==> flow/design.v <==
`timescale 1ns/1ps
module SIMD(clk,rst,opcode,funct3,funct7,rd_data1,rd_data2,rd_data3,w_add,immed,instrc_add,wr_add,wr_data );
input clk;   
input rst;   
input [6:0] opcode;  
input [2:0] funct3;  
input [6:0] funct7;  
input [15:0] rd_data1;   
input [15:0] rd_data2;   
input [15:0] rd_data3;   
input [4:0] w_add;   
input [11:0] immed;  
output [6:0]instrc_add;
output [4:0] wr_add;     
output [15:0] wr_data;   
wire [1:0]mode;
reg [12:0]op;
wire [3:0]scr_r;
wire scr;
wire [2:0]op_r;
wire [1:0]mac_hl;
wire [15:0]sig_ex;
wire [6:0]n_instrc_add;
wire [1:0]alu_mode;
wire [12:0]alu_op;
wire alu_scr;
wire signed[15:0]source1;
wire [15:0]data2;
wire signed[15:0]source3;
wire [15:0]exsig_data;
wire signed[15:0]source2;
wire signed[7:0]source1_8_1;
wire signed[7:0]source1_8_2;
wire signed[7:0]source2_8_1;
wire signed[7:0]source2_8_2;
wire signed[7:0]source3_8_1;
wire signed[7:0]source3_8_2;
wire signed[3:0]source1_4_1;
wire signed[3:0]source1_4_2;
wire signed[3:0]source1_4_3;
wire signed[3:0]source1_4_4;
wire signed[3:0]source2_4_1;
wire signed[3:0]source2_4_2;
wire signed[3:0]source2_4_3;
wire signed[3:0]source2_4_4;
wire signed[3:0]source3_4_1;
wire signed[3:0]source3_4_2;
wire signed[3:0]source3_4_3;
wire signed[3:0]source3_4_4;
reg [15:0]result_reg;
reg [31:0]mul_reg;
reg[91:0] pip_reg;
reg [6:0] instrc_add;  
assign scr_r=opcode[3:0];
assign op_r=opcode[6:4];
assign mac_hl=funct7[1:0];
always @(posedge clk)
    begin
        if(!rst)
            instrc_add<=0;
        else
            instrc_add<=n_instrc_add;
    end
assign mode=(funct3==3'b001)? 2'b01:
            (funct3==3'b010)? 2'b10:
            (funct3==3'b100)? 2'b11:2'b00;
assign scr=(scr_r==4'b0011)? 1:0;
always @ (opcode or funct7 or mac_hl)
    begin
        case (opcode)
            7'b0111011:begin
                            case(funct7)
                                7'b0000000: op=13'b0000_0000_0000_1;  
                                7'b0100000: op=13'b0000_0000_0001_0;  
                                7'b1000001: op=13'b0000_0000_0010_0;  
                                7'b1000010: op=13'b0000_0000_0100_0;  
                                7'b0001000: op=13'b0000_0000_1000_0;  
                                7'b0010000: op=13'b0000_0001_0000_0;  
                                7'b0011000: op=13'b0000_0010_0000_0;  
                                7'b0110000: op=13'b0000_0100_0000_0;  
                                default:op=13'b0000_0000_0000_0;  
                            endcase
                        end
             7'b1001011:begin
                            case(mac_hl)
                                2'b01:op=13'b0000_1000_0000_0;  
                                2'b10:op=13'b0001_0000_0000_0;  
                                default:op=13'b0000_0000_0000_0;  
                            endcase
                        end
             7'b0100011:op=13'b0010_0000_0000_0;  
             7'b1100011:op=13'b0100_0000_0000_0;  
             7'b1010011:op=13'b1000_0000_0000_0;  
             default:op=13'b0000_0000_0000_0;  
        endcase                                   
    end
assign sig_ex={{4{immed[10]}},immed};
assign n_instrc_add=instrc_add+3'b100;
always @(posedge clk)
    begin
        if(!rst)
            pip_reg <=0;
        else
            begin
                pip_reg[1:0]<=mode;  
                pip_reg[14:2]<=op;  
                pip_reg[15]<=scr;  
                pip_reg[31:16]<= rd_data1;  
                pip_reg[47:32]<= rd_data2;  
                pip_reg[63:48]<= rd_data3;  
                pip_reg[68:64]<= w_add;  
                pip_reg[91:76]<= sig_ex; 
            end 
    end
assign alu_mode=pip_reg[1:0];
assign alu_op=pip_reg[14:2];
assign alu_scr=pip_reg[15];
assign source1=pip_reg[31:16];
assign data2=pip_reg[47:32];
assign source3=pip_reg[63:48];
assign wr_add=pip_reg[68:64];
assign exsig_data=pip_reg[91:76];
assign source2=(alu_scr==1'b0)? data2:exsig_data;
assign source1_8_1=source1[7:0];
assign source1_8_2=source1[15:8];
assign source2_8_1=source2[7:0];
assign source2_8_2=source2[15:8];
assign source3_8_1=source3[7:0];
assign source3_8_2=source3[15:8];
assign source1_4_1=source1[3:0];
assign source1_4_2=source1[7:4];
assign source1_4_3=source1[11:8];
assign source1_4_4=source1[15:12];
assign source2_4_1=source2[3:0];
assign source2_4_2=source2[7:4];
assign source2_4_3=source2[11:8];
assign source2_4_4=source2[15:12];
assign source3_4_1=source3[3:0];
assign source3_4_2=source3[7:4];
assign source3_4_3=source3[11:8];
assign source3_4_4=source3[15:12];
always @(alu_op or alu_mode or source1 or source2 or source3 or source1_8_1 or source1_8_2 or 
         source2_8_1 or source2_8_2 or source3_8_1 or source3_8_2 or source1_4_1 or source1_4_2 or
         source1_4_3 or source1_4_4 or source2_4_1 or source2_4_2 or source2_4_3 or source2_4_4 or
         source3_4_1 or source3_4_2 or source3_4_3 or source3_4_3 or source3_4_4)
    begin
        mul_reg=0;
        result_reg=0;
        case(alu_op)
           13'b0000_0000_0000_1:begin
                                    case(alu_mode)
                                        2'b01:result_reg=source1+source2;  
                                        2'b10:result_reg={source1_8_2+source2_8_2,source1_8_1+source2_8_1};  
                                        2'b11:result_reg={source1_4_4+source2_4_4,source1_4_3+source2_4_3,source1_4_2+source2_4_2,source1_4_1+source2_4_1};  
                                        default:result_reg=0;
                                    endcase
                                end
           13'b0000_0000_0001_0:begin
                                    case(alu_mode)
                                        2'b01:result_reg=source1-source2;  
                                        2'b10:result_reg={source1_8_2-source2_8_2,source1_8_1-source2_8_1};  
                                        2'b11:result_reg={source1_4_4-source2_4_4,source1_4_3-source2_4_3,source1_4_2-source2_4_2,source1_4_1-source2_4_1};  
                                        default:result_reg=0;                       
                                    endcase
                                end
           13'b0000_0000_0010_0:begin
                                    case(alu_mode)
                                        2'b01:begin
                                                mul_reg=source1*source2;  
                                                result_reg=mul_reg[15:0];  
                                              end
                                        2'b10:begin
                                                mul_reg[15:0]=source1_8_1*source2_8_1;  
                                                mul_reg[31:16]=source1_8_2*source2_8_2;
                                                result_reg={mul_reg[23:16],mul_reg[7:0]}; 
                                              end
                                        2'b11:begin
                                                mul_reg[7:0]=source1_4_1*source2_4_1;  
                                                mul_reg[15:8]=source1_4_2*source2_4_2;
                                                mul_reg[23:16]=source1_4_3*source2_4_3;
                                                mul_reg[31:24]=source1_4_4*source2_4_4;
                                                result_reg={mul_reg[27:24],mul_reg[19:16],mul_reg[11:8],mul_reg[3:0]}; 
                                              end
                                        default:begin
                                                    result_reg=0;
                                                    mul_reg=0;
                                                end
                                    endcase
                                end
           13'b0000_0000_0100_0:begin
                                    case(alu_mode)
                                        2'b01:begin 
                                                mul_reg=source1*source2;  
                                                result_reg=mul_reg[31:16];  
                                              end
                                        2'b10:begin
                                                mul_reg[15:0]=source1_8_1*source2_8_1;  
                                                mul_reg[31:16]=source1_8_2*source2_8_2;
                                                result_reg={mul_reg[31:24],mul_reg[15:8]}; 
                                              end
                                        2'b11:begin
                                                mul_reg[7:0]=source1_4_1*source2_4_1;  
                                                mul_reg[15:8]=source1_4_2*source2_4_2;
                                                mul_reg[23:16]=source1_4_3*source2_4_3;
                                                mul_reg[31:24]=source1_4_4*source2_4_4;
                                                result_reg={mul_reg[31:28],mul_reg[23:20],mul_reg[15:12],mul_reg[7:4]}; 
                                              end
                                        default:begin
                                                    result_reg=0;
                                                    mul_reg=0;
                                                end
                                    endcase
                                end
           13'b0000_0000_1000_0:result_reg=source1&source2;  
           13'b0000_0001_0000_0:result_reg=source1|source2;  
           13'b0000_0010_0000_0:result_reg=source1^source2;  
           13'b0000_0100_0000_0:result_reg=~source1;  
           13'b0000_1000_0000_0:begin
                                    case(alu_mode)
                                        2'b01:begin
                                                mul_reg=source1*source2+{{16{1'b0}},source3};  
                                                result_reg=mul_reg[15:0];  
                                              end
                                        2'b10:begin
                                                mul_reg[15:0]=source1_8_1*source2_8_1+{{8{1'b0}},source3_8_1};  
                                                mul_reg[31:16]=source1_8_2*source2_8_2+{{8{1'b0}},source3_8_2};
                                                result_reg={mul_reg[23:16],mul_reg[7:0]}; 
                                              end
                                        2'b11:begin
                                                mul_reg[7:0]=source1_4_1*source2_4_1+{{4{1'b0}},source3_4_1};  
                                                mul_reg[15:8]=source1_4_2*source2_4_2+{{4{1'b0}},source3_4_2};
                                                mul_reg[23:16]=source1_4_3*source2_4_3+{{4{1'b0}},source3_4_3};
                                                mul_reg[31:24]=source1_4_4*source2_4_4+{{4{1'b0}},source3_4_4};
                                                result_reg={mul_reg[27:24],mul_reg[19:16],mul_reg[11:8],mul_reg[3:0]}; 
                                              end
                                        default:begin
                                                    result_reg=0;
                                                    mul_reg=0;
                                                end
                                    endcase
                                end
           13'b0001_0000_0000_0:begin
                                    case(alu_mode)
                                        2'b01:begin
                                                mul_reg=source1*source2+{{16{1'b0}},source3};  
                                                result_reg=mul_reg[31:16];  
                                              end
                                        2'b10:begin
                                                mul_reg[15:0]=source1_8_1*source2_8_1+{{8{1'b0}},source3_8_1};  
                                                mul_reg[31:16]=source1_8_2*source2_8_2+{{8{1'b0}},source3_8_2};
                                                result_reg={mul_reg[31:24],mul_reg[15:8]}; 
                                              end
                                        2'b11:begin
                                                mul_reg[7:0]=source1_4_1*source2_4_1+{{4{1'b0}},source3_4_1};  
                                                mul_reg[15:8]=source1_4_2*source2_4_2+{{4{1'b0}},source3_4_2};
                                                mul_reg[23:16]=source1_4_3*source2_4_3+{{4{1'b0}},source3_4_3};
                                                mul_reg[31:24]=source1_4_4*source2_4_4+{{4{1'b0}},source3_4_4};
                                                result_reg={mul_reg[31:28],mul_reg[23:20],mul_reg[15:12],mul_reg[7:4]}; 
                                              end
                                        default:begin
                                                    result_reg=0;
                                                    mul_reg=0;
                                                end                                    
                                    endcase
                                end
           13'b0010_0000_0000_0:result_reg=(source1<<source2);  
           13'b0100_0000_0000_0:result_reg=(source1>>source2);  
           13'b1000_0000_0000_0:result_reg=(source1<<<source2);  
           default:result_reg=0;
        endcase
    end
assign wr_data=result_reg;
endmodule
From RTL to reports: SIMD --
The steps from the RTL of SIMD to its reports follow in flow order. Line numbers count from 1 in the design file above. Cell names lack the library's common part. The mark - stands for no value.
Inputs: design top SIMD, clock input clk, standard-cell library sky130hd, corner tt_025C_1v80

Elaborated design --
Counts by Yosys on the flattened word-level netlist (proc, flatten, opt, wreduce; memories kept). Register bits leave out memories and registers merged into their read ports (data or address); mux counts leave out enables and synchronous resets folded into registers. Print and check cells are left out.
Bit counts: register bits 89, bits in latches 0, memory bits (writable) 0, ROM bits 0, word width x clocked read ports 0, memories kept 0, input bits 84, output and inout bits 28, cells after elaboration 98
Operators by class: $add $sub $neg 22, multipliers 14, divide/modulo/power cells 0, order comparisons 0, equal/unequal tests 34, shift-type cells 3, multiplexer cells 15, bitwise logic cells 5, reductions and logical operators 2
Operator list (count):
- multiplier 16 x 16 -> 32 bit | 2
- multiplier 8 x 8 -> 16 bit | 4
- parallel mux 16 bit (select 3 bit) | 6
- multiplier 4 x 4 -> 8 bit | 8
- parallel mux 16 bit (select 13 bit) | 1
- parallel mux 13 bit (select 5 bit) | 1
- parallel mux 8 bit (select 8 bit) | 1
- equality test 7 bit (second input constant) | 5
- adder 16 x 8 -> 16 bit | 2
- adder 32 x 16 -> 32 bit | 1
- adder 8 x 4 -> 8 bit | 4
- equality test 7 x 6 -> 1 bit (second input constant) | 4
- parallel mux 10 bit (select 2 bit) | 1
- adder 16 bit | 1
- subtractor 16 bit | 1
- AND 16 bit | 1
- OR 16 bit | 1
- XOR 16 bit | 1
- << shifter 16 x 16 -> 16 bit | 1
- >> shifter 16 x 16 -> 16 bit | 1
- <<< shifter 16 x 16 -> 16 bit | 1
- inverter 16 bit | 1
- adder 4 bit | 4
- subtractor 4 bit | 4
- adder 8 bit | 2
- subtractor 8 bit | 2
- two-way mux 16 bit | 1
- equality test 7 x 5 -> 1 bit (second input constant) | 2
Not listed: further kinds 26, cells in them 31.

Logic depth --
Depth = most cells in a row (Yosys ltp): at word level without a register or memory, in the mapped netlist without a sequential cell, where the memories' decode and read muxes count.
Logic depth: depth in word-level cells 5, ABC_AREA 0, mapped depth 32

Netlist --
The flow's flattened synthesis, as Yosys stat reports it; memories are mapped. The netlist is that of the ABC_AREA named above (0 if unset); the other value can give another one. The area totals of this step are shown rounded.
Cells by type:
- fa_1 | count 593, total area 1.19E+04 um^2
- ha_1 | count 401, total area 5.02E+03 um^2
- inv_1 | count 925, total area 3472.08 um^2
- dfxtp_1 | count 86, total area 1.72E+03 um^2
- nand2_1 | count 288, total area 1.08E+03 um^2
- xnor2_1 | count 115, total area 1.01E+03 um^2
- nor2_1 | count 267, total area 1E+03 um^2
- a21oi_1 | count 170, total area 850.816 um^2
- o21ai_0 | count 108, total area 540.518 um^2
- and2_1 | count 81, total area 506.736 um^2
- xor2_1 | count 53, total area 464.195 um^2
- clkbuf_1 | count 113, total area 424.157 um^2
- mux2i_1 | count 40, total area 400.384 um^2
- a21o_1 | count 41, total area 307.795 um^2
- nor3_1 | count 54, total area 270.259 um^2
- a211oi_1 | count 35, total area 262.752 um^2
- nand3_1 | count 52, total area 260.25 um^2
- o211ai_1 | count 27, total area 202.694 um^2
Not listed: further types 63, cells in them 452.
Mapped netlist: cell count 3901, synthesis area 33080 um^2, flip-flops 86

Path before layout --
Path of least setup slack by OpenSTA after synthesis, without wires, with an ideal clock, recovery checks aside; 20% of the period is set as input and as output delay. Where synthesis merged equal registers, the netlist keeps one of their names.
Timing path post-synthesis: kind register -> output, from register pip_reg[15], to output wr_data[14], clock period 10.6 ns, external output delay 2.120 ns, data arrival time 7.891 ns, path slack 0.589 ns, path delay 7.891 ns, driving pins on the path 28, path buffers 4, synthesis period reached 10.011 ns
"path delay" is the arrival time less input delay plus setup time. At an output port there is no setup time. "driving pins on the path": output pins that drive a net of the path, with the launching flip-flop's if there is one; two outputs of one cell count as two. "synthesis period reached" = period - worst setup slack (recovery checks aside). The figure is calculated, with input and output delays left at 20% of the set period. Between the ends stands the longest chain of elaborated cells between them, by number of cells; it is not shown to be the way that was timed. Of several equally long chains one is given. A line is the first line of the expression or statement that the cell stems from. Yosys adds cells for indexed reads and writes and turns some case tables into memories.
On the way, post-synthesis: path through dfxtp_1 buf_6 buf_2 buf_1 mux2i_1 clkinv_1 clkbuf_1 nand2_1 fa_1 fa_1 inv_1 fa_1 inv_1 fa_1 inv_1 fa_1 fa_1 ha_1 a21oi_1 o221ai_1 a221o_1 a221oi_1 o21ai_0 a2111oi_0 nand4_1 a2111oi_0 nand3_1 a211o_1, length of the longest elaborated chain 5
RTL lines, path post-synthesis:
- start: declaration | RTL line 52 | reg[91:0] pip_reg;
- start: assignment | RTL line 102 | pip_reg <=0;
- start: assignment | RTL line 107 | pip_reg[15]<=scr;
- two-way mux 16 bit | RTL line 123 | assign source2=(alu_scr==1'b0)? data2:exsig_data;
- multiplier 4 x 4 -> 8 bit | RTL line 257 | mul_reg[31:24]=source1_4_4*source2_4_4+{{4{1'b0}},source3_4_4};
- adder 8 x 4 -> 8 bit | RTL line 257
- parallel mux 16 bit (select 3 bit) | RTL line 243 | case(alu_mode)
- parallel mux 16 bit (select 13 bit) | RTL line 149 | case(alu_op)
- end: declaration | RTL line 15 | output [15:0] wr_data;

Worst path after layout --
From the final timing report of flow run A: the path of least setup slack in the routed layout; clock arrival at registers is part of the times.
Timing path after layout: kind register -> output, from register pip_reg[22], to output wr_data[2], clock period 11.3 ns, external output delay 2.26 ns, data arrival time 8.84 ns, path slack 0.20 ns, driving pins on the path 22, path buffers 1
On the way, after layout: path through dfxtp_1 inv_1 nor2_1 fa_1 fa_1 ha_1 fa_1 inv_1 fa_1 fa_1 inv_1 ha_1 o21a_1 o21ai_0 o31ai_2 o41ai_2 o21ai_0 xnor2_1 a211oi_1 a21oi_1 o221ai_1 clkdlybuf4s50_1
RTL lines, path after layout:
- start: declaration | RTL line 52 | reg[91:0] pip_reg;
- start: assignment | RTL line 102 | pip_reg <=0;
- start: assignment | RTL line 108 | pip_reg[31:16]<= rd_data1;
- end: declaration | RTL line 15 | output [15:0] wr_data;
No chain of elaborated cells between the ends is given.

Subject: flow runs of SIMD

Hi,

Record of 2 stored runs of the RTL-to-layout flow on SIMD, platform sky130hd. The runs are unordered. Constraints: input delay and output delay 20% of the set period each, output load 0.01 pF.
By "reached clock period" is meant the clock period of the run minus its worst setup slack. This is arithmetic on one report: input and output delays are still those of the set period (20% each).
By "allowed time less slack (worst setup path)" is meant the share of the clock period that the worst setup path is allowed (20% is reserved at inputs, 20% at outputs), minus its slack. Clock arrival times at its registers enter into it.
"total power of the final layout" rests on the timing tool's default activity at the inputs, not on a simulated workload.
Results are given in rounded form.

[flow run A] flow files
==> flow/run.sh <==
#!/bin/bash
# the make line also repeats the synthesis and layout settings of config.mk as NAME=value (left out here)
make -C /OpenROAD-flow-scripts/flow DESIGN_CONFIG=/design/flow/config.mk WORK_HOME=/design/flow/orfs CLKGATE_MAP_FILE= finish
==> flow/config.mk <==
export PLATFORM = sky130hd
export DESIGN_NAME = SIMD
export DESIGN_NICKNAME = SIMD
export VERILOG_FILES = /design/flow/design.v
export SDC_FILE = /design/flow/constraint.sdc
export NUM_CORES = 4
export LEC_CHECK = 0
export CAP_MARGIN = 20
export CORE_MARGIN = 2
export CORE_UTILIZATION = 40
export SLEW_MARGIN = 20
==> flow/constraint.sdc <==
create_clock -name core_clock -period 11.3 [get_ports {clk}]
set_input_delay 2.2600 -clock core_clock [delete_from_list [all_inputs] [get_ports {clk}]]
set_output_delay 2.2600 -clock core_clock [all_outputs]
set_load 0.01 [all_outputs]

[flow run A] result: Yosys chip area after synthesis 33080 um^2; total die area 85030 um^2; standard-cell area of the final layout 36300 um^2; post-layout utilization 0.443; setup slack of the critical path 0.204 ns; total negative setup slack 0.000 ns; final worst hold slack 0.483 ns; total power of the final layout 3.447 mW; reached clock period 11.096 ns; allowed time less slack (worst setup path) 8.84 ns; worst path kind register -> output

[flow run B] flow files
==> flow/run.sh <==
#!/bin/bash
# the make line also repeats the synthesis and layout settings of config.mk as NAME=value (left out here)
make -C /OpenROAD-flow-scripts/flow DESIGN_CONFIG=/design/flow/config.mk WORK_HOME=/design/flow/orfs CLKGATE_MAP_FILE= finish
==> flow/config.mk <==
export PLATFORM = sky130hd
export DESIGN_NAME = SIMD
export DESIGN_NICKNAME = SIMD
export VERILOG_FILES = /design/flow/design.v
export SDC_FILE = /design/flow/constraint.sdc
export NUM_CORES = 4
export LEC_CHECK = 0
export CAP_MARGIN = 20
export CORE_MARGIN = 2
export CORE_UTILIZATION = 40
export SETUP_SLACK_MARGIN = 0.94
export SLEW_MARGIN = 20
==> flow/constraint.sdc <==
create_clock -name core_clock -period 10.6 [get_ports {clk}]
set_input_delay 2.1200 -clock core_clock [delete_from_list [all_inputs] [get_ports {clk}]]
set_output_delay 2.1200 -clock core_clock [all_outputs]
set_load 0.01 [all_outputs]

[flow run B] result: Yosys chip area after synthesis 33080 um^2; total die area 85030 um^2; standard-cell area of the final layout 38090 um^2; post-layout utilization 0.465; setup slack of the critical path 0.748 ns; total negative setup slack 0.000 ns; final worst hold slack 0.489 ns; total power of the final layout 4.137 mW; reached clock period 9.852 ns; allowed time less slack (worst setup path) 7.73 ns; worst path kind register -> output

Regards
